==> flow/design.v <==
module PE(
    input           clk,
    input           rst_n,
    input           done,
    input [7:0]     west_in,
    input [7:0]     north_in,
    output reg [7:0]    east_out,
    output reg [7:0]    south_out,
    output reg [31:0]   result
);
reg [31:0] mult_res;
always @(negedge clk or negedge rst_n) begin
    if(!rst_n) begin
        east_out <= 8'b0;
        south_out <= 8'b0;
        result <= 32'b0;
        mult_res <= 32'b0;
    end
    else if(done) begin
        mult_res <= 32'b0;
        result <= 32'b0;
    end
    else begin
        mult_res <= west_in * north_in;
        result <= result + mult_res;
        east_out <= west_in;
        south_out <= north_in;
    end
end
endmodule
module TPU(
    clk,
    rst_n,
    in_valid,
    K,
    M,
    N,
    busy,
    A_wr_en,
    A_index,
    A_data_in,
    A_data_out,
    B_wr_en,
    B_index,
    B_data_in,
    B_data_out,
    C_wr_en,
    C_index,
    C_data_in,
    C_data_out
);
input               clk;
input               rst_n;
input               in_valid;
input [7:0]         K;
input [7:0]         M;
input [7:0]         N;
output reg          busy;
output reg          A_wr_en;
output reg [15:0]   A_index;
output reg [31:0]   A_data_in;
input      [31:0]   A_data_out;
output reg          B_wr_en;
output reg [15:0]   B_index;
output reg [31:0]   B_data_in;
input      [31:0]   B_data_out;
output reg          C_wr_en;
output reg [15:0]   C_index;
output reg [127:0]  C_data_in;
input      [127:0]  C_data_out;
integer i, j;
reg     done;
wire [7:0]      east_out[3:0][3:0];
wire [7:0]      south_out[3:0][3:0];
wire [127:0]    result[3:0];
reg [7:0]   A_data_reg [3:0][3:0];
reg [7:0]   B_data_reg [3:0][3:0];
reg [15:0]  counter;
reg [7:0]   K_reg, M_per_compute, M_reg, N_per_compute, N_reg;
reg [7:0]   M_div, M_mod, N_div, N_mod;
reg [7:0]   row_grp, col_grp;
PE P00(clk, rst_n, done, A_data_reg[0][0], B_data_reg[0][0], east_out[0][0], south_out[0][0], result[0][127:96]);
PE P01(clk, rst_n, done, east_out[0][0], B_data_reg[1][0], east_out[0][1], south_out[0][1], result[0][95:64]);
PE P02(clk, rst_n, done, east_out[0][1], B_data_reg[2][0], east_out[0][2], south_out[0][2], result[0][63:32]);
PE P03(clk, rst_n, done, east_out[0][2], B_data_reg[3][0], east_out[0][3], south_out[0][3], result[0][31:0]);
PE P10(clk, rst_n, done, A_data_reg[1][0], south_out[0][0], east_out[1][0], south_out[1][0], result[1][127:96]);
PE P11(clk, rst_n, done, east_out[1][0], south_out[0][1], east_out[1][1], south_out[1][1], result[1][95:64]);
PE P12(clk, rst_n, done, east_out[1][1], south_out[0][2], east_out[1][2], south_out[1][2], result[1][63:32]);
PE P13(clk, rst_n, done, east_out[1][2], south_out[0][3], east_out[1][3], south_out[1][3], result[1][31:0]);
PE P20(clk, rst_n, done, A_data_reg[2][0], south_out[1][0], east_out[2][0], south_out[2][0], result[2][127:96]);
PE P21(clk, rst_n, done, east_out[2][0], south_out[1][1], east_out[2][1], south_out[2][1], result[2][95:64]);
PE P22(clk, rst_n, done, east_out[2][1], south_out[1][2], east_out[2][2], south_out[2][2], result[2][63:32]);
PE P23(clk, rst_n, done, east_out[2][2], south_out[1][3], east_out[2][3], south_out[2][3], result[2][31:0]);
PE P30(clk, rst_n, done, A_data_reg[3][0], south_out[2][0], east_out[3][0], south_out[3][0], result[3][127:96]);
PE P31(clk, rst_n, done, east_out[3][0], south_out[2][1], east_out[3][1], south_out[3][1], result[3][95:64]);
PE P32(clk, rst_n, done, east_out[3][1], south_out[2][2], east_out[3][2], south_out[3][2], result[3][63:32]);
PE P33(clk, rst_n, done, east_out[3][2], south_out[2][3], east_out[3][3], south_out[3][3], result[3][31:0]);
always @ (posedge clk or negedge rst_n) begin
    if(!rst_n) begin
        busy <= 1'b0;
        done <= 1'b0;
        A_wr_en <= 1'b0;
        A_index <= 16'b0;
        A_data_in <= 32'b0;
        B_wr_en <= 1'b0;
        B_index <= 16'b0;
        B_data_in <= 32'b0;
        C_wr_en <= 1'b0;
        C_index <= 16'b0;
        C_data_in <= 128'b0;
        counter <= 16'b0;
        K_reg <= 8'b0;
        M_reg <= 8'b0;
        N_reg <= 8'b0;
        for(i=0; i<4; i=i+1) begin
            for(j=0; j<4; j=j+1) begin
                A_data_reg[i][j] <= 8'b0;
                B_data_reg[i][j] <= 8'b0;
            end
        end
    end
    else if(in_valid) begin
        busy <= 1'b1;
        done <= 1'b0;
        M_reg <= M;
        K_reg <= K;
        N_reg <= N;
        M_mod = M % 4;
        N_mod = N % 4;
        M_div = (M_mod == 0 ? M/4 : M/4 + 1);
        N_div = (N_mod == 0 ? N/4 : N/4 + 1);
        col_grp <= 8'b0;
        row_grp <= 8'b0;
    end
    else if(busy) begin
        done = 1'b0;
        N_per_compute = (col_grp+1 == N_div && N_mod != 0 ? N_mod : 4);
        M_per_compute = (row_grp+1 == M_div && M_mod != 0 ? M_mod : 4);
        for(i=0; i<4; i=i+1) begin
            A_data_reg[i][0] = A_data_reg[i][1];
            A_data_reg[i][1] = A_data_reg[i][2];
            A_data_reg[i][2] = A_data_reg[i][3];
            A_data_reg[i][3] = 8'b0;
            B_data_reg[i][0] = B_data_reg[i][1];
            B_data_reg[i][1] = B_data_reg[i][2];
            B_data_reg[i][2] = B_data_reg[i][3];
            B_data_reg[i][3] = 8'b0;
        end
        if(counter < K_reg) begin
            A_data_reg[0][0] = A_data_out[31: 24];
            A_data_reg[1][1] = A_data_out[23: 16];
            A_data_reg[2][2] = A_data_out[15: 8];
            A_data_reg[3][3] = A_data_out[7: 0];
            B_data_reg[0][0] = B_data_out[31: 24];
            B_data_reg[1][1] = B_data_out[23: 16];
            B_data_reg[2][2] = B_data_out[15: 8];
            B_data_reg[3][3] = B_data_out[7: 0];
        end
        if(counter < K_reg) begin
            A_index = A_index + 1;
            B_index = B_index + 1;
        end
        else begin
            A_index = (row_grp+1 == M_div ? 16'b0 : K_reg * (row_grp + 1));
            B_index = (row_grp+1 == M_div ? K_reg * (col_grp + 1) : K_reg * col_grp);
        end
        if(counter >= K_reg + N_per_compute) begin
            C_wr_en = 1'b1;
            C_index = col_grp * M_reg + row_grp * 4 + counter - K_reg - N_per_compute;
            C_data_in = result[counter - K_reg - N_per_compute];
        end
        else begin
            C_wr_en = 1'b0;
            C_index = 16'b0;
        end
        counter <= counter + 1;
        if(counter == K_reg + M_per_compute + N_per_compute) begin
            if(row_grp+1 == M_div && col_grp+1 == N_div) begin
                busy <= 1'b0;
                A_index = 16'b0;
                B_index = 16'b0;
            end
            else if(row_grp+1 < M_div) begin
                row_grp = row_grp + 1;
            end
            else if(row_grp+1 == M_div) begin
                col_grp = col_grp + 1;
                row_grp = 0;
            end
            done = 1'b1;
            counter <= 8'b0;
        end
    end
end
endmodule
Reports on TPU
What the tools print for TPU, step after step.
Line numbers count from 1 in the design file above.
Library cell names are shortened.
{ "setup": {"top_module": "TPU", "clk_port": "clk", "lib": "sky130hd", "pvt_corner": "tt_025C_1v80"} }

After elaboration
Counts by Yosys on the flattened word-level netlist (proc, flatten, opt, wreduce). Print and check cells are left out. Cells with the same type and inputs are merged into one.
{ "word_totals": {"out_inout_bits": 244, "ff_bits": 1621, "elab_cells": 248} }
{ "classes": {"muxes": 73, "n_reduce_logical": 17, "n_logic": 1, "equal": 8, "n_addsub": 32, "compare": 3, "n_mul": 20} }
{ "op_table": {"columns": ["cell", "n"], "rows": [
  ["multiplier 8 x 8 -> 16 bit", 18],
  ["two-way mux 32 bit", 32],
  ["adder 32 bit", 16],
  ["case mux 128 bit (select 4 bit)", 1],
  ["multiplier 8 x 9 -> 16 bit", 2],
  ["two-way mux 16 bit", 10],
  ["two-way mux 8 bit", 18],
  ["adder 16 x 1 -> 16 bit with constant B", 3],
  ["adder 8 x 1 -> 9 bit with constant B", 2],
  ["adder 8 x 3 -> 9 bit", 2],
  ["== test 9 x 7 -> 1 bit", 2],
  ["adder 16 x 10 -> 16 bit", 1],
  ["== test 16 x 10 -> 1 bit", 1],
  ["adder 16 bit", 1],
  ["subtractor 16 x 3 -> 16 bit", 1],
  ["subtractor 16 x 8 -> 16 bit", 1],
  ["less-than comparator 16 x 8 -> 1 bit", 1],
  ["greater-or-equal comparator 16 x 9 -> 1 bit", 1],
  ["logical NOT 8 bit", 2],
  ["nonzero test 8 bit", 2],
  ["adder 6 x 1 -> 7 bit with constant B", 2],
  ["two-way mux 6 bit", 2],
  ["adder 9 x 3 -> 10 bit", 1],
  ["less-than comparator 9 x 7 -> 1 bit", 1],
  ["two-way mux 1 bit", 8],
  ["nonzero test 2 bit", 3],
  ["AND reduction 6 bit", 1],
  ["two-way mux 3 bit", 2]
]} }
Other operator kinds: 11; their cells: 17.

Depth
Yosys ltp: most cells in a row. Word level: on the elaborated netlist, between registers, memories and ports. Mapped: between sequential cells and ports; inverters and the memories' decode and read muxes count.
{ "depth": {"ltp_word": 10, "abc_area": 0, "depth_mapped": 26, "ltp_nobuf": 26} }

After synthesis
The flow's flattened synthesis, as Yosys stat reports it; memories are mapped. The netlist is that of the ABC_AREA named above (0 if unset); the other value can give another one.
{ "mapped": {"mapped_cells": 11148, "ff_cells": 1365, "yosys_area_mm2": 0.1090296} }
{ "types": {"columns": ["cell", "n", "type_area_um2"], "rows": [
  ["dfrtn_1", 960, 2.4E+04],
  ["fa_1", 787, 1.58E+04],
  ["ha_1", 1025, 12824.8],
  ["dfrtp_1", 371, 9.28E+03],
  ["nand2_1", 1393, 5.23E+03],
  ["mux2_2", 385, 4.34E+03],
  ["inv_1", 1143, 4.29E+03],
  ["and2_1", 635, 3972.56],
  ["nor2_1", 792, 2.97E+03],
  ["mux4_2", 128, 2.88E+03],
  ["xnor2_1", 324, 2.84E+03],
  ["xor2_1", 274, 2.4E+03],
  ["a21oi_1", 373, 1866.79],
  ["clkbuf_1", 436, 1636.57],
  ["o21ai_0", 327, 1636.57],
  ["a21o_1", 188, 1.41E+03],
  ["nor2b_1", 216, 1.35E+03],
  ["edfxtp_1", 34, 1.02E+03]
]} }
Not listed: further types 77, cells in them 1357.
By module: a second synthesis without flattening, with its own total; a netlist apart from the flattened one above.
{ "unflattened": {"hier_cells": 12922, "hier_area_mm2": 0.1214815} }
Rows give one instance, submodules left out.
{ "modules": {"columns": ["mod", "area_mm2", "n_cells", "instances"], "rows": [
  ["PE", 0.0055291, 570, 16],
  ["TPU", 0.0330167, 3802, 1]
]} }

Memo
Re: implementation data of TPU

Stored flow runs of TPU (4 of them; Yosys, OpenROAD, sky130hd). They differ in their settings and are not a sequence. Constraints: input delay and output delay 20% of the set period each, output load 0.01 pF.
By "total design power" is meant OpenSTA's value without simulated activity: inputs other than the clock are taken to toggle once in ten clock periods, and the tool carries that through the logic.

==> run 1: settings <==
{ "SETUP_SLACK_MARGIN": 2.19, "period_ns": 9.85, "CAP_MARGIN": 20, "CORE_MARGIN": 2, "CORE_UTILIZATION": 40, "SLEW_MARGIN": 20 }
==> run 1: results <==
setup slack of the worst path: 499 ps
final utilization: 0.458
total negative slack: 0 ps
worst hold slack in the final report: 442 ps
standard-cell area after layout: 0.124194 mm^2
post-synthesis cell area: 0.1090296 mm^2
total design power: 37.727 mW
total die area: 0.276765 mm^2

==> run 2: settings <==
{ "ABC_AREA": 0, "CORE_ASPECT_RATIO": 0.81, "CORE_MARGIN": 10, "CORE_UTILIZATION": 66, "CTS_CLUSTER_DIAMETER": 117, "GPL_TIMING_DRIVEN": 0, "PLACE_DENSITY_LB_ADDON": 0.23, "SETUP_SLACK_MARGIN": 0.07, "period_ns": 14.4, "CAP_MARGIN": 20, "SLEW_MARGIN": 20 }
==> run 2: results <==
setup slack of the worst path: 1556 ps
final utilization: 0.733
total negative slack: 0 ps
worst hold slack in the final report: 461 ps
standard-cell area after layout: 0.120624 mm^2
post-synthesis cell area: 0.1090296 mm^2
total design power: 24.926 mW
total die area: 0.181945 mm^2

==> run 3: settings <==
{ "CAP_MARGIN": 35, "CELL_PAD_IN_SITES_DETAIL_PLACEMENT": 0, "CORE_ASPECT_RATIO": 0.6, "CORE_UTILIZATION": 64, "CTS_CLUSTER_DIAMETER": 369, "HOLD_SLACK_MARGIN": 0.0, "SLEW_MARGIN": 20, "period_ns": 10.0, "CORE_MARGIN": 2 }
==> run 3: results <==
setup slack of the worst path: 247 ps
final utilization: 0.704
total negative slack: 0 ps
worst hold slack in the final report: 451 ps
standard-cell area after layout: 0.119301 mm^2
post-synthesis cell area: 0.1090296 mm^2
total design power: 35.374 mW
total die area: 0.173784 mm^2

==> run 4: settings <==
{ "CAP_MARGIN": 35, "CELL_PAD_IN_SITES_DETAIL_PLACEMENT": 0, "CORE_ASPECT_RATIO": 0.6, "CORE_UTILIZATION": 64, "CTS_CLUSTER_DIAMETER": 153, "HOLD_SLACK_MARGIN": 0.0, "SLEW_MARGIN": 20, "period_ns": 10.0, "CORE_MARGIN": 2 }
==> run 4: results <==
setup slack of the worst path: 247 ps
final utilization: 0.704
total negative slack: 0 ps
worst hold slack in the final report: 451 ps
standard-cell area after layout: 0.119301 mm^2
post-synthesis cell area: 0.1090296 mm^2
total design power: 35.374 mW
total die area: 0.173784 mm^2
